==> flow/design.v <==
module cgate(
        input   clk,
        input   enable,
        output  func_en
        );
        assign func_en  = (enable)? 1'b1:1'b0;
endmodule
module ctrl(
        input                   clk,
        input                   rst,
        input                   in_en,
        input      [2:0]        fn_sel,
        input                   out_en,
        output reg              busy,
        output reg              valid,
        output reg [3:0]        cnt_cycle,   
        output reg [2:0]        cnt_data   
        );
        parameter WAIT = 2'b00, IN_CAL = 2'b01, OUT = 2'b10;
        reg [1:0] cstate, nstate;
        always@(posedge clk, posedge rst)begin
                if(rst)
                        cnt_cycle <= 4'b0;
                else if(cstate == IN_CAL)
                        cnt_cycle <= cnt_cycle + 1;
        end
        always@(posedge clk, posedge rst)begin
                if(rst)
                        cnt_data <= 3'b0;
                else if(cnt_cycle == 4'd15)
                        cnt_data <= cnt_data + 1;
        end
        always@(posedge clk, posedge rst)begin
                if(rst)
                        cstate <= WAIT;
                else
                        cstate <= nstate;
        end
        always@*begin
                case(cstate)
                        WAIT:begin
                                nstate = IN_CAL;
                        end
                        IN_CAL:begin
                                case(fn_sel)
                                        3'b001, 3'b010, 3'b011:begin
                                                if((cnt_cycle == 4'd15)&&(cnt_data == 3'd7))
                                                        nstate = OUT;
                                                else if(cnt_cycle == 4'd15)
                                                        nstate = WAIT;
                                                else
                                                        nstate = IN_CAL;
                                        end
                                        default:begin 
                                                if(cnt_cycle == 4'd15)
                                                        nstate = WAIT;
                                                else
                                                        nstate = IN_CAL;
                                        end
                                endcase
                        end
                        OUT:
                                nstate = IN_CAL;
                        default:
                                nstate = WAIT;
                endcase
        end
        always@*begin   
                case(cstate)
                        WAIT:begin
                                busy = 1'b0;
                                valid = (out_en  && (fn_sel != 3'b111) && (fn_sel != 3'b110));
                        end
                        IN_CAL:begin
                                busy = (cnt_cycle == 4'd15);
                                if((fn_sel == 3'b111) || (fn_sel == 3'b110))
                                        valid = (out_en && (cnt_cycle == 4'd1));
                                else
                                        valid = out_en;
                        end
                        OUT:begin
                                busy = 1'b0;
                                valid = 1'b1;
                        end
                        default:begin
                                busy = 1'b0;
                                valid = 1'b0;
                        end
                endcase
        end
endmodule
module mux_out(
        input           outf4_en,
        input           outf5_en,
        input           outf6_en,
        input           outf7_en,
        input   [2:0]   fn_sel,
        output reg      out_en
        );
        always@*begin
                case(fn_sel)
                        3'b100:out_en = outf4_en;
                        3'b101:out_en = outf5_en;
                        3'b110:out_en = outf6_en;
                        3'b111:out_en = outf7_en;
                        default:out_en = 1'b0;
                endcase
        end
endmodule
module f1(
        input                   clk,
        input                   rst,
        input                   f1_en,
        input                   valid,
        input [127:0]           data,
        input [3:0]             cnt_cycle,
        input [2:0]             cnt_data,
        output reg[127:0]       out_f1
        );
        reg [127:0]     buff;
        always@(posedge clk, posedge rst)begin
                if(rst)
                        buff <= 128'b0;
                else if(f1_en && (cnt_cycle == 4'd15) && (cnt_data != 3'd0) && (data > buff))
                        buff <= data;
                else if(f1_en && (cnt_cycle == 4'd0) &&(cnt_data == 3'd0))   
                        buff <= 128'b0;
        end
        always@*begin
                if(f1_en)begin
                        if(valid)
                                out_f1 = (buff > data)? buff:data;
                        else
                                out_f1 = 128'b0;
                end
                else
                        out_f1 = 128'b0;
        end
endmodule        
module f2(
        input                   clk,
        input                   rst,
        input                   f2_en,
        input                   valid,
        input [127:0]           data,
        input [3:0]             cnt_cycle,
        input [2:0]             cnt_data,
        output reg[127:0]       out_f2
        );
        reg [127:0]     buff;
        always@(posedge clk, posedge rst)begin
                if(rst)
                        buff <= 128'hFFFF_FFFF_FFFF_FFFF_FFFF_FFFF_FFFF_FFFF;
                else if(f2_en && (cnt_cycle == 4'd15) && (cnt_data != 3'd0) && (data < buff))
                        buff <= data;
                else if(f2_en && (cnt_cycle == 4'd0) && (cnt_data == 3'd0))   
                        buff <= 128'hFFFF_FFFF_FFFF_FFFF_FFFF_FFFF_FFFF_FFFF;
        end
        always@*begin
                if(f2_en)begin
                        if(valid)
                                out_f2 = (buff < data)? buff:data;
                        else
                                out_f2 = 128'b0;
                end
                else
                        out_f2 = 128'b0;
        end
endmodule        
module f3(
        input                   clk,
        input                   rst,
        input                   f3_en,
        input                   valid,
        input [127:0]           data,
        input [3:0]             cnt_cycle,
        input [2:0]             cnt_data,
        output reg[127:0]       out_f3
        );
        reg [130:0]     buff;
        always@(posedge clk, posedge rst)begin
                if(rst)
                        buff <= 131'b0;
                else if(f3_en && (cnt_cycle == 4'd15) && (cnt_data != 3'd0))
                        buff <= buff + data;
                else if(f3_en && (cnt_cycle == 4'd0) &&(cnt_data == 3'd0))   
                        buff <= 131'b0;
        end
        always@*begin
                if(f3_en)begin
                        if(valid)
                                out_f3 = ((buff+data) >> 3);
                        else
                                out_f3 = 128'b0;
                end
                else
                        out_f3 = 128'b0;
        end
endmodule
module f4(
        input                   f4_en,
        input [127:0]           data,
        input [3:0]             cnt_cycle,
        output reg              outf4_en,
        output reg[127:0]       out_f4
        );
        parameter LOW  = 128'h6FFF_FFFF_FFFF_FFFF_FFFF_FFFF_FFFF_FFFF;
        parameter HIGH = 128'hAFFF_FFFF_FFFF_FFFF_FFFF_FFFF_FFFF_FFFF;
        always@*begin
                if(f4_en)begin
                        if((cnt_cycle == 4'd1) && (data > LOW) && (data < HIGH))
                                outf4_en = 1'b1;
                        else
                                outf4_en = 1'b0;
                end
                else
                        outf4_en = 1'b0;
        end
        always@*begin
                if(outf4_en)
                        out_f4 = data;
                else
                        out_f4 = 128'b0;
        end
endmodule
module f5(
        input                   f5_en,
        input [127:0]           data,
        input [3:0]             cnt_cycle,
        output reg              outf5_en,
        output reg[127:0]       out_f5
        );
        parameter LOW  = 128'h7FFF_FFFF_FFFF_FFFF_FFFF_FFFF_FFFF_FFFF;
        parameter HIGH = 128'hBFFF_FFFF_FFFF_FFFF_FFFF_FFFF_FFFF_FFFF;
        always@*begin
                if(f5_en)begin
                        if((cnt_cycle == 4'd1) && (data[15:0] != 16'd0) && ((data < LOW) || (data > HIGH)))
                                outf5_en = 1'b1;
                        else
                                outf5_en = 1'b0;
                end
                else
                        outf5_en = 1'b0;
        end
        always@*begin
                if(outf5_en)
                        out_f5 = data;
                else
                        out_f5 = 128'b0;
        end
endmodule
module f6(
        input                   clk,
        input                   rst,
        input                   f6_en,
        input [127:0]           data,
        input [3:0]             cnt_cycle,
        input [2:0]             cnt_data,
        output reg              outf6_en,
        output reg[127:0]       out_f6
        );
        reg [127:0]             buff, buff_pmax;
        reg                     flag;
        always@(posedge clk, posedge rst)begin
                if(rst)
                        buff <= 128'b0;
                else if(f6_en && (cnt_cycle == 4'd1) && (cnt_data != 3'd0) && (data > buff))
                        buff <= data;
                else if(f6_en && (cnt_cycle == 4'd0) && (cnt_data == 3'd0))   
                        buff <= data;
        end
        always@(posedge clk, posedge rst)begin
                if(rst)begin
                        buff_pmax <= 128'b0;
                        flag <= 1'b0;
                end
                else if(f6_en &&   (buff > buff_pmax))begin
                        buff_pmax <= buff;
                        flag <= 1'b1;
                end
                else if(f6_en && cnt_data == 3'd1)
                        flag <= 1'b0;
        end
        always@*begin
                if(f6_en)begin
                        if(flag && (cnt_data == 3'b0))
                                outf6_en = 1'b1;
                        else
                                outf6_en = 1'b0;
                end
                else
                        outf6_en = 1'b0;
        end
        always@*begin
                if(outf6_en)
                        out_f6 = buff_pmax;
                else
                        out_f6 = 128'b0;
        end
endmodule
module f7(
        input                   clk,
        input                   rst,
        input                   f7_en,
        input [127:0]           data,
        input [3:0]             cnt_cycle,
        input [2:0]             cnt_data,
        output reg              outf7_en,
        output reg[127:0]       out_f7
        );
        reg [127:0]             buff, buff_pmin;
        reg                     flag;
        always@(posedge clk, posedge rst)begin
                if(rst)
                        buff <= 128'hFFFF_FFFF_FFFF_FFFF_FFFF_FFFF_FFFF_FFFF;
                else if(f7_en && (cnt_cycle == 4'd15) && (cnt_data != 3'd0) && (data < buff) && (data != 128'b0))
                        buff <= data;
                else if(f7_en && (cnt_cycle == 4'd0) && (cnt_data == 3'd0) && (data != 128'b0))   
                        buff <= data;
        end
        always@(posedge clk, posedge rst)begin
                if(rst)begin
                        buff_pmin <= 128'hFFFF_FFFF_FFFF_FFFF_FFFF_FFFF_FFFF_FFFF;
                        flag <= 1'b0;
                end
                else if(f7_en &&  (buff < buff_pmin))begin
                        buff_pmin <= buff;
                        flag <= 1'b1;
                end
                else if(f7_en && cnt_data == 3'd1)
                        flag <= 1'b0;
        end
        always@*begin
                if(f7_en)begin
                        if(flag && (cnt_data == 3'd0))
                                outf7_en = 1'b1;
                        else
                                outf7_en = 1'b0;
                end
                else
                        outf7_en = 1'b0;
        end
        always@*begin
                if(outf7_en)
                        out_f7 = (data<buff_pmin)? data:buff_pmin;     
                else
                        out_f7 = 128'b0;
        end
endmodule
module proc(
        input                   clk,
        input                   f1_en,
        input                   f2_en,
        input                   f3_en,
        input                   f4_en,
        input                   f5_en,
        input                   f6_en,
        input                   f7_en,
        input                   rst,
        input                   in_en,
        input                   valid,
        input [7:0]             iot_in,
        input [2:0]             fn_sel,
        input [3:0]             cnt_cycle,
        input [2:0]             cnt_data,
        output                  out_en,
        output reg[127:0]       iot_out
        );
        integer i;
        wire [127:0]    out_f1, out_f2, out_f3, out_f4, out_f5, out_f6, out_f7;
        wire            outf4_en, outf5_en, outf6_en, outf7_en;
        reg  [127:0]    mem;
        reg  [7:0]      buf_in[14:0];
        f1 max(.clk(clk),
               .rst(rst),
               .f1_en(f1_en),
               .data(mem),
               .valid(valid),
               .cnt_cycle(cnt_cycle),
               .cnt_data(cnt_data),
               .out_f1(out_f1)
               );
        f2 min(.clk(clk),
               .rst(rst),
               .f2_en(f2_en),
               .data(mem),
               .valid(valid),
               .cnt_cycle(cnt_cycle),
               .cnt_data(cnt_data),
               .out_f2(out_f2)
               );
        f3 avg(.clk(clk),
               .rst(rst),
               .f3_en(f3_en),
               .valid(valid),
               .data(mem),
               .cnt_cycle(cnt_cycle),
               .cnt_data(cnt_data),
               .out_f3(out_f3)
               );
       f4 ext(.f4_en(f4_en),
               .data(mem),
               .cnt_cycle(cnt_cycle),
               .outf4_en(outf4_en),
               .out_f4(out_f4)
               );
        f5 exc(.f5_en(f5_en),
               .data(mem),
               .cnt_cycle(cnt_cycle),
               .outf5_en(outf5_en),
               .out_f5(out_f5)
               );
        f6 p_max(.clk(clk),
                 .rst(rst),
                 .f6_en(f6_en),
                 .data(mem),
                 .cnt_cycle(cnt_cycle),
                 .cnt_data(cnt_data),
                 .outf6_en(outf6_en),
                 .out_f6(out_f6)
                 );
        f7 p_min(.clk(clk),
                 .rst(rst),
                 .f7_en(f7_en),
                 .data(mem),
                 .cnt_cycle(cnt_cycle),
                 .cnt_data(cnt_data),
                 .outf7_en(outf7_en),
                 .out_f7(out_f7)
                 );
       mux_out mux_out(.outf4_en(outf4_en),
                        .outf5_en(outf5_en),
                        .outf6_en(outf6_en),
                        .outf7_en(outf7_en),
                        .fn_sel(fn_sel),
                        .out_en(out_en)
                        );
        always@(posedge clk, posedge rst)begin
                if(rst)begin
                        mem <= 128'b0;
                        for(i = 0; i < 15; i = i + 1)
                                buf_in[i] <= 8'b0;
                end
                else if(cnt_cycle == 4'd15)
                        mem <= {buf_in[0],  buf_in[1],  buf_in[2],   buf_in[3], buf_in[4], buf_in[5],
                                buf_in[6],  buf_in[7],  buf_in[8],   buf_in[9], buf_in[10], buf_in[11],
                                buf_in[12], buf_in[13], buf_in[14],  iot_in};
                else if(in_en)begin
                        buf_in[cnt_cycle] <= iot_in;
                end
        end
        always@*begin
                case(fn_sel)
                        3'b001:iot_out = out_f1;
                        3'b010:iot_out = out_f2;
                        3'b011:iot_out = out_f3;
                        3'b100:iot_out = out_f4;
                        3'b101:iot_out = out_f5;
                        3'b110:iot_out = out_f6;
                        3'b111:iot_out = out_f7;
                        default: iot_out = 128'd0;
                endcase
        end
endmodule
module IOTDF( clk, rst, in_en, iot_in, fn_sel, busy, valid, iot_out);
        input          clk;
        input          rst;
        input          in_en;
        input  [7:0]   iot_in;
        input  [2:0]   fn_sel;
        output         busy;
        output         valid;
        output [127:0] iot_out;
        wire [3:0] cnt_cycle;
        wire [2:0] cnt_data;
        wire out_en;
        wire f1_en, f2_en, f3_en, f4_en, f5_en, f6_en, f7_en;
        ctrl ctrl0(.clk(clk),
                   .rst(rst),
                   .in_en(in_en),
                   .fn_sel(fn_sel),
                   .out_en(out_en),
                   .busy(busy),
                   .valid(valid),
                   .cnt_cycle(cnt_cycle),
                   .cnt_data(cnt_data)
                   );
        proc proc0(.clk(clk),
                   .f1_en(f1_en),
                   .f2_en(f2_en),
                   .f3_en(f3_en),
                   .f4_en(f4_en),
                   .f5_en(f5_en),
                   .f6_en(f6_en),
                   .f7_en(f7_en),
                   .rst(rst),
                   .valid(valid),
                   .in_en(in_en),
                   .iot_in(iot_in),
                   .fn_sel(fn_sel),
                   .cnt_cycle(cnt_cycle),
                   .cnt_data(cnt_data),
                   .out_en(out_en),
                   .iot_out(iot_out)
                   );
        cgate cg_f1(.clk(clk),
                    .enable(fn_sel == 3'b001),
                    .func_en(f1_en)
                    );
        cgate cg_f2(.clk(clk),
                    .enable(fn_sel == 3'b010),
                    .func_en(f2_en)
                    );
        cgate cg_f3(.clk(clk),
                    .enable(fn_sel == 3'b011),
                    .func_en(f3_en)
                    );
        cgate cg_f4(.clk(clk),
                    .enable(fn_sel == 3'b100),
                    .func_en(f4_en)
                    );
        cgate cg_f5(.clk(clk),
                    .enable(fn_sel == 3'b101),
                    .func_en(f5_en)
                    );
        cgate cg_f6(.clk(clk),
                    .enable(fn_sel == 3'b110),
                    .func_en(f6_en)
                    );
        cgate cg_f7(.clk(clk),
                    .enable(fn_sel == 3'b111),
                    .func_en(f7_en)
                    );
endmodule
# From RTL to reports: IOTDF
# The steps from the RTL of IOTDF to its reports follow in flow order.
# Line numbers count from 1 in the design file above.
# Operators carry their Yosys type and port widths (W data, S select, Z words).
# Library cell names are shortened.
# Not given: -
[inputs] top="IOTDF" clock_port="clk" lib="sky130hd" lib_corner="tt_025C_1v80"

# Word-level counts
# Counts by Yosys on the flattened word-level netlist (proc, flatten, opt, wreduce). Print and check cells are left out. Cells with the same type and inputs are merged into one.
[bits] register_bits=1158 latch_bits=0 ramBits=0 romBits=0 clocked_rd_ports_x_width=0 memories=0 out_inout_bits=130 word_cells=196
[classes] addsub=3 multipliers=0 n_div=0 cmp=13 eq_ne=28 shift=0 muxes=51 bitwise=1 reduce_and_logical=72
[ops] cell="$mux W128" count=21
[ops] cell="$pmux W128 S7" count=1
[ops] cell="$lt A128 B128 Y1" count=5
[ops] cell="$gt A128 B128 Y1" count=4
[ops] cell="$mux W131" count=2
[ops] cell="$add A131 B128 Y131" count=1
[ops] cell="$gt A128 B127 Y1 const B" count=1
[ops] cell="$lt A128 B127 Y1 const B" count=1
[ops] cell="$gt A128 B128 Y1 const B" count=1
[ops] cell="$lt A128 B128 Y1 const B" count=1
[ops] cell="$reduce_bool A128 Y1" count=1
[ops] cell="$reduce_and A3 Y1" count=15
[ops] cell="$logic_and A1 B1 Y1" count=40
[ops] cell="$eq A4 B4 Y1 const B" count=8
[ops] cell="$mux W1" count=22
[ops] cell="$reduce_bool A16 Y1" count=1
[ops] cell="$eq A4 B3 Y1 const B" count=4
[ops] cell="$eq A3 B3 Y1 const B" count=5
[ops] cell="$reduce_bool A2 Y1" count=7
[ops] cell="$eq A4 B2 Y1 const B" count=2
[ops] cell="$eq A3 B1 Y1 const B" count=2
[ops] cell="$eq A3 B2 Y1 const B" count=2
[ops] cell="$ne A3 B3 Y1 const B" count=2
[ops] cell="$add A4 B1 Y4 const B" count=1
[ops] cell="$eq A4 B1 Y1 const B" count=1
[ops] cell="$logic_not A4 Y1" count=1
[ops] cell="$pmux W2 S2" count=1
[ops] cell="$pmux W1 S4" count=1
# Other operator kinds: 12; their cells: 14.

# Logic depth
# Longest topological path by Yosys (ltp), each cell counted once; first at word level (registers and memories cut), then after technology mapping (sequential cells cut; the memories' decode and read muxes count).
[depth] word_depth=12 ABC_AREA=0 depth_mapped=18 depth_no_buf=15

# Mapped cells and area
# Yosys stat after the flow's synthesis: flattened, memories mapped to cells. It holds for the ABC_AREA given above (unset counts as 0); a run with the other value may have another netlist.
[by_type] type="dfrtp_1" count=774 area_total_um2=1.94E+04
[by_type] type="ha_1" count=1029 area_total_um2=1.29E+04
[by_type] type="dfstp_2" count=385 area_total_um2=1.01E+04
[by_type] type="mux2i_1" count=606 area_total_um2=6.07E+03
[by_type] type="inv_1" count=841 area_total_um2=3.16E+03
[by_type] type="a21oi_1" count=618 area_total_um2=3.09E+03
[by_type] type="o21ai_0" count=610 area_total_um2=3.05E+03
[by_type] type="mux2_2" count=251 area_total_um2=2.83E+03
[by_type] type="a21o_1" count=275 area_total_um2=2064.48
[by_type] type="a22o_1" count=213 area_total_um2=1.87E+03
[by_type] type="nand4_1" count=282 area_total_um2=1.76E+03
[by_type] type="nand2_1" count=407 area_total_um2=1.53E+03
[by_type] type="nor2_1" count=323 area_total_um2=1.21E+03
[by_type] type="a222oi_1" count=97 area_total_um2=970.931
[by_type] type="clkbuf_1" count=244 area_total_um2=915.878
[by_type] type="xnor2_1" count=82 area_total_um2=718.189
[by_type] type="buf_2" count=112 area_total_um2=560.538
[by_type] type="nor2b_1" count=87 area_total_um2=544.272
# Other cell types: 100; their cells: 1092.
[synth_totals] cells=8328 yosys_area_um2=80647.3 sequential_area_um2=29484.5 ff_cells=1159
# The figures by module come from a second, unflattened synthesis with its own total; it is not the netlist above.
[hier_totals] hier_cells=10680 hier_area_um2=97797.5
# Each row is one instance without its submodules.
[by_module] module="f7" instances=1 cells=2232 mod_area_um2=22057.4 mod_seq_area_um2=6751.5
[by_module] module="f6" instances=1 cells=1634 mod_area_um2=17381.7 mod_seq_area_um2=6431.2
[by_module] module="proc" instances=1 cells=1360 mod_area_um2=16668.5 mod_seq_area_um2=6206.0
[by_module] module="f3" instances=1 cells=1991 mod_area_um2=14916.8 mod_seq_area_um2=3278.1
[by_module] module="f1" instances=1 cells=1666 mod_area_um2=12353.1 mod_seq_area_um2=3203.1
[by_module] module="f2" instances=1 cells=1164 mod_area_um2=10542.6 mod_seq_area_um2=3363.2
[by_module] module="f5" instances=1 cells=363 mod_area_um2=1941.9 mod_seq_area_um2=0.0
[by_module] module="f4" instances=1 cells=211 mod_area_um2=1308.8 mod_seq_area_um2=0.0
[by_module] module="ctrl" instances=1 cells=43 mod_area_um2=485.5 mod_seq_area_um2=251.5
[by_module] module="IOTDF" instances=1 cells=7 mod_area_um2=60.1 mod_seq_area_um2=0.0
[by_module] module="cgate" instances=7 cells=1 mod_area_um2=7.5 mod_seq_area_um2=0.0
[by_module] module="mux_out" instances=1 cells=2 mod_area_um2=28.8 mod_seq_area_um2=0.0

# Worst setup path after synthesis
# Path of least setup slack by OpenSTA after synthesis, without wires, with an ideal clock, recovery checks aside; 20% of the period is set as input and as output delay. Where synthesis merged equal registers, the netlist keeps one of their names.
[synth_path] path_kind="in2out" from="input port fn_sel[2]" to="output port iot_out[126]" period_ps=10000 launch_ps=2000 arrival_ps=4192 t_required_ps=8000 slack_ps=3808 delay_ps=2192 stages=11 path_buffers=1 period_less_setup_slack_ps=6192
# "delay_ps" is the arrival time less input delay plus setup time.
# At an output port there is no setup time.
# "stages": output pins that drive a net of the path, with the launching flip-flop's if there is one; two outputs of one cell count as two.
# "period_less_setup_slack_ps" = period - worst setup slack (recovery checks aside). The figure is calculated, with input and output delays left at 20% of the set period.
# The rows between start and end are the longest chain of elaborated cells between them; the timing report does not say that the signal goes this way. Where chains are equally long, one stands for them.
# A line is the first line of the expression or statement that the cell stems from. Yosys adds cells for indexed reads and writes and turns some case tables into memories.
[synth_between] cell_sequence="nor3b_1 -> and4_1 -> nor4_2 -> nor4b_2 -> nor3_4 -> inv_2 -> and3_1 -> buf_2 -> a221o_1 -> a221oi_1 -> o311ai_1" elab_chain_len=10 cells_between=38
[synth_lines] element="start: declaration" line=470 source="input  [2:0]   fn_sel;"
[synth_lines] element="$eq A3 B3 Y1" line=531 source=".enable(fn_sel == 3'b111),"
[synth_lines] element="$mux W1" line=6 source="assign func_en  = (enable)? 1'b1:1'b0;"
[synth_lines] element="$mux W1" line=334 source="if(f7_en)begin"
[synth_lines] element="$pmux W1 S4" line=101 source="case(fn_sel)"
[synth_lines] element="$logic_and A1 B1 Y1" line=77 source="valid = (out_en && (cnt_cycle == 4'd1));"
[synth_lines] element="$mux W1" line=76 source="if((fn_sel == 3'b111) || (fn_sel == 3'b110))"
[synth_lines] element="$pmux W1 S3" line=69 source="case(cstate)"
[synth_lines] element="$mux W128" line=191 source="if(valid)"
[synth_lines] element="$mux W128" line=190 source="if(f3_en)begin"
[synth_lines] element="$pmux W128 S7" line=453 source="case(fn_sel)"
[synth_lines] element="end: declaration" line=473 source="output [127:0] iot_out;"

# Worst path after layout
# Path of least setup slack in the final report of entry A (OpenROAD, finished layout, wires in). Where an end is a register, its clock arrival counts in the times.
# The path's times are printed in steps of 10 ps; the period is the one set.
[layout_path] path_kind="in2out" from="input port fn_sel[2]" to="output port iot_out[9]" period_ps=16200 launch_ps=3240 arrival_ps=8770 t_required_ps=12960 slack_ps=4190 stages=13 path_buffers=5
# The rows between start and end are the longest chain of elaborated cells between them; the timing report does not say that the signal goes this way. Where chains are equally long, one stands for them.
[layout_between] cell_sequence="clkdlybuf4s50_1 -> clkbuf_1 -> nand2_1 -> nor2_2 -> nand3_4 -> a31oi_1 -> nor3_4 -> inv_2 -> clkbuf_2 -> clkbuf_2 -> o21ai_0 -> nand2_1 -> clkdlybuf4s50_1" elab_chain_len=10 cells_between=38
[layout_lines] element="start: declaration" line=470 source="input  [2:0]   fn_sel;"
[layout_lines] element="$eq A3 B3 Y1" line=531 source=".enable(fn_sel == 3'b111),"
[layout_lines] element="$mux W1" line=6 source="assign func_en  = (enable)? 1'b1:1'b0;"
[layout_lines] element="$mux W1" line=334 source="if(f7_en)begin"
[layout_lines] element="$pmux W1 S4" line=101 source="case(fn_sel)"
[layout_lines] element="$logic_and A1 B1 Y1" line=77 source="valid = (out_en && (cnt_cycle == 4'd1));"
[layout_lines] element="$mux W1" line=76 source="if((fn_sel == 3'b111) || (fn_sel == 3'b110))"
[layout_lines] element="$pmux W1 S3" line=69 source="case(cstate)"
[layout_lines] element="$mux W128" line=191 source="if(valid)"
[layout_lines] element="$mux W128" line=190 source="if(f3_en)begin"
[layout_lines] element="$pmux W128 S7" line=453 source="case(fn_sel)"
[layout_lines] element="end: declaration" line=473 source="output [127:0] iot_out;"

# Settings and measured results of 6 stored flow runs for module IOTDF (sky130hd), not sorted in any way. The constraints put input and output delay at 20% of the set period each and load the outputs with 0.01 pF.
# "period_less_ws_ps": clock period set for the run, less the worst setup slack. It is reckoned from that one timing run; input and output delays stay at 20% of the period that was set.
# "worstPathTime_ps" means the part of the period allowed to the worst setup path (the constraints hold back 20% at inputs and 20% at outputs) less its slack; where the path has registers, the arrival times of their clocks count too.
# "power.total_uw" rests on the timing tool's default activity at the inputs, not on a simulated workload.
# "worstPathTime_ps" is given in steps of 10 ps.
run="entry A" settings CTS_CLUSTER_SIZE=64 GPL_ROUTABILITY_DRIVEN=0 GPL_TIMING_DRIVEN=0 HOLD_SLACK_MARGIN=0.08 MAX_ROUTING_LAYER="met4" PLACE_DENSITY_LB_ADDON=0.06 SETUP_SLACK_MARGIN=4.35 period_ns=16.2 CAP_MARGIN=20 CORE_MARGIN=2 CORE_UTILIZATION=40 SLEW_MARGIN=20
run="entry A" results period_less_ws_ps=12011 timing.setup.ws_ps=4189 die_footprint_um2=205227.0 fin_util_pct=46.1 worstPathTime_ps=5530 critical_path_type="in2out" fin_hold_ws_ps=493 finalCellArea_um2=92228.5 setup_tns_ps=0 power.total_uw=11492 post_synth_area_um2=80647.3
run="entry B" settings ABC_AREA=1 CELL_PAD_IN_SITES_GLOBAL_PLACEMENT=1 CTS_CLUSTER_DIAMETER=99 CTS_CLUSTER_SIZE=24 GPL_ROUTABILITY_DRIVEN=0 GPL_TIMING_DRIVEN=0 HOLD_SLACK_MARGIN=0.08 MAX_ROUTING_LAYER="met4" MIN_ROUTING_LAYER="met1" PLACE_DENSITY_LB_ADDON=0.06 SETUP_SLACK_MARGIN=3.87 period_ns=16.2 CAP_MARGIN=20 CORE_MARGIN=2 CORE_UTILIZATION=40 SLEW_MARGIN=20
run="entry B" results period_less_ws_ps=11347 timing.setup.ws_ps=4853 die_footprint_um2=232228.0 fin_util_pct=44.6 worstPathTime_ps=4870 critical_path_type="in2out" fin_hold_ws_ps=469 finalCellArea_um2=101322.0 setup_tns_ps=0 power.total_uw=8205 post_synth_area_um2=91356.4
run="entry C" settings GPL_ROUTABILITY_DRIVEN=0 HOLD_SLACK_MARGIN=0.08 period_ns=10.0 CAP_MARGIN=20 CORE_MARGIN=2 CORE_UTILIZATION=40 SLEW_MARGIN=20
run="entry C" results period_less_ws_ps=9571 timing.setup.ws_ps=429 die_footprint_um2=205227.0 fin_util_pct=45.2 worstPathTime_ps=7570 critical_path_type="reg2out" fin_hold_ws_ps=486 finalCellArea_um2=90375.4 setup_tns_ps=0 power.total_uw=17952 post_synth_area_um2=80647.3
run="entry D" settings ABC_AREA=1 CORE_MARGIN=8 CORE_UTILIZATION=53 MAX_ROUTING_LAYER="met5" PLACE_DENSITY_LB_ADDON=0.11 SLEW_MARGIN=10 period_ns=6.42 CAP_MARGIN=20
run="entry D" results period_less_ws_ps=6476 timing.setup.ws_ps=-56 die_footprint_um2=185912.0 fin_util_pct=59.5 worstPathTime_ps=5190 critical_path_type="reg2out" fin_hold_ws_ps=469 finalCellArea_um2=101901.0 setup_tns_ps=-72 power.total_uw=23294 post_synth_area_um2=91356.4
run="entry E" settings ABC_AREA=0 CTS_CLUSTER_DIAMETER=99 CTS_CLUSTER_SIZE=24 GPL_ROUTABILITY_DRIVEN=0 GPL_TIMING_DRIVEN=0 HOLD_SLACK_MARGIN=0.08 MAX_ROUTING_LAYER="met4" MIN_ROUTING_LAYER="met2" PLACE_DENSITY_LB_ADDON=0.06 SETUP_SLACK_MARGIN=3.87 period_ns=16.2 CAP_MARGIN=20 CORE_MARGIN=2 CORE_UTILIZATION=40 SLEW_MARGIN=20
run="entry E" outcome="stopped before the end: routing reported GRT-0116"
run="entry F" settings GPL_ROUTABILITY_DRIVEN=0 HOLD_SLACK_MARGIN=0.08 MAX_ROUTING_LAYER="met4" SETUP_SLACK_MARGIN=4.35 period_ns=16.2 CAP_MARGIN=20 CORE_MARGIN=2 CORE_UTILIZATION=40 SLEW_MARGIN=20
run="entry F" results period_less_ws_ps=11575 timing.setup.ws_ps=4625 die_footprint_um2=205227.0 fin_util_pct=44.9 worstPathTime_ps=5100 critical_path_type="in2out" fin_hold_ws_ps=490 finalCellArea_um2=89867.4 setup_tns_ps=0 power.total_uw=10974 post_synth_area_um2=80647.3
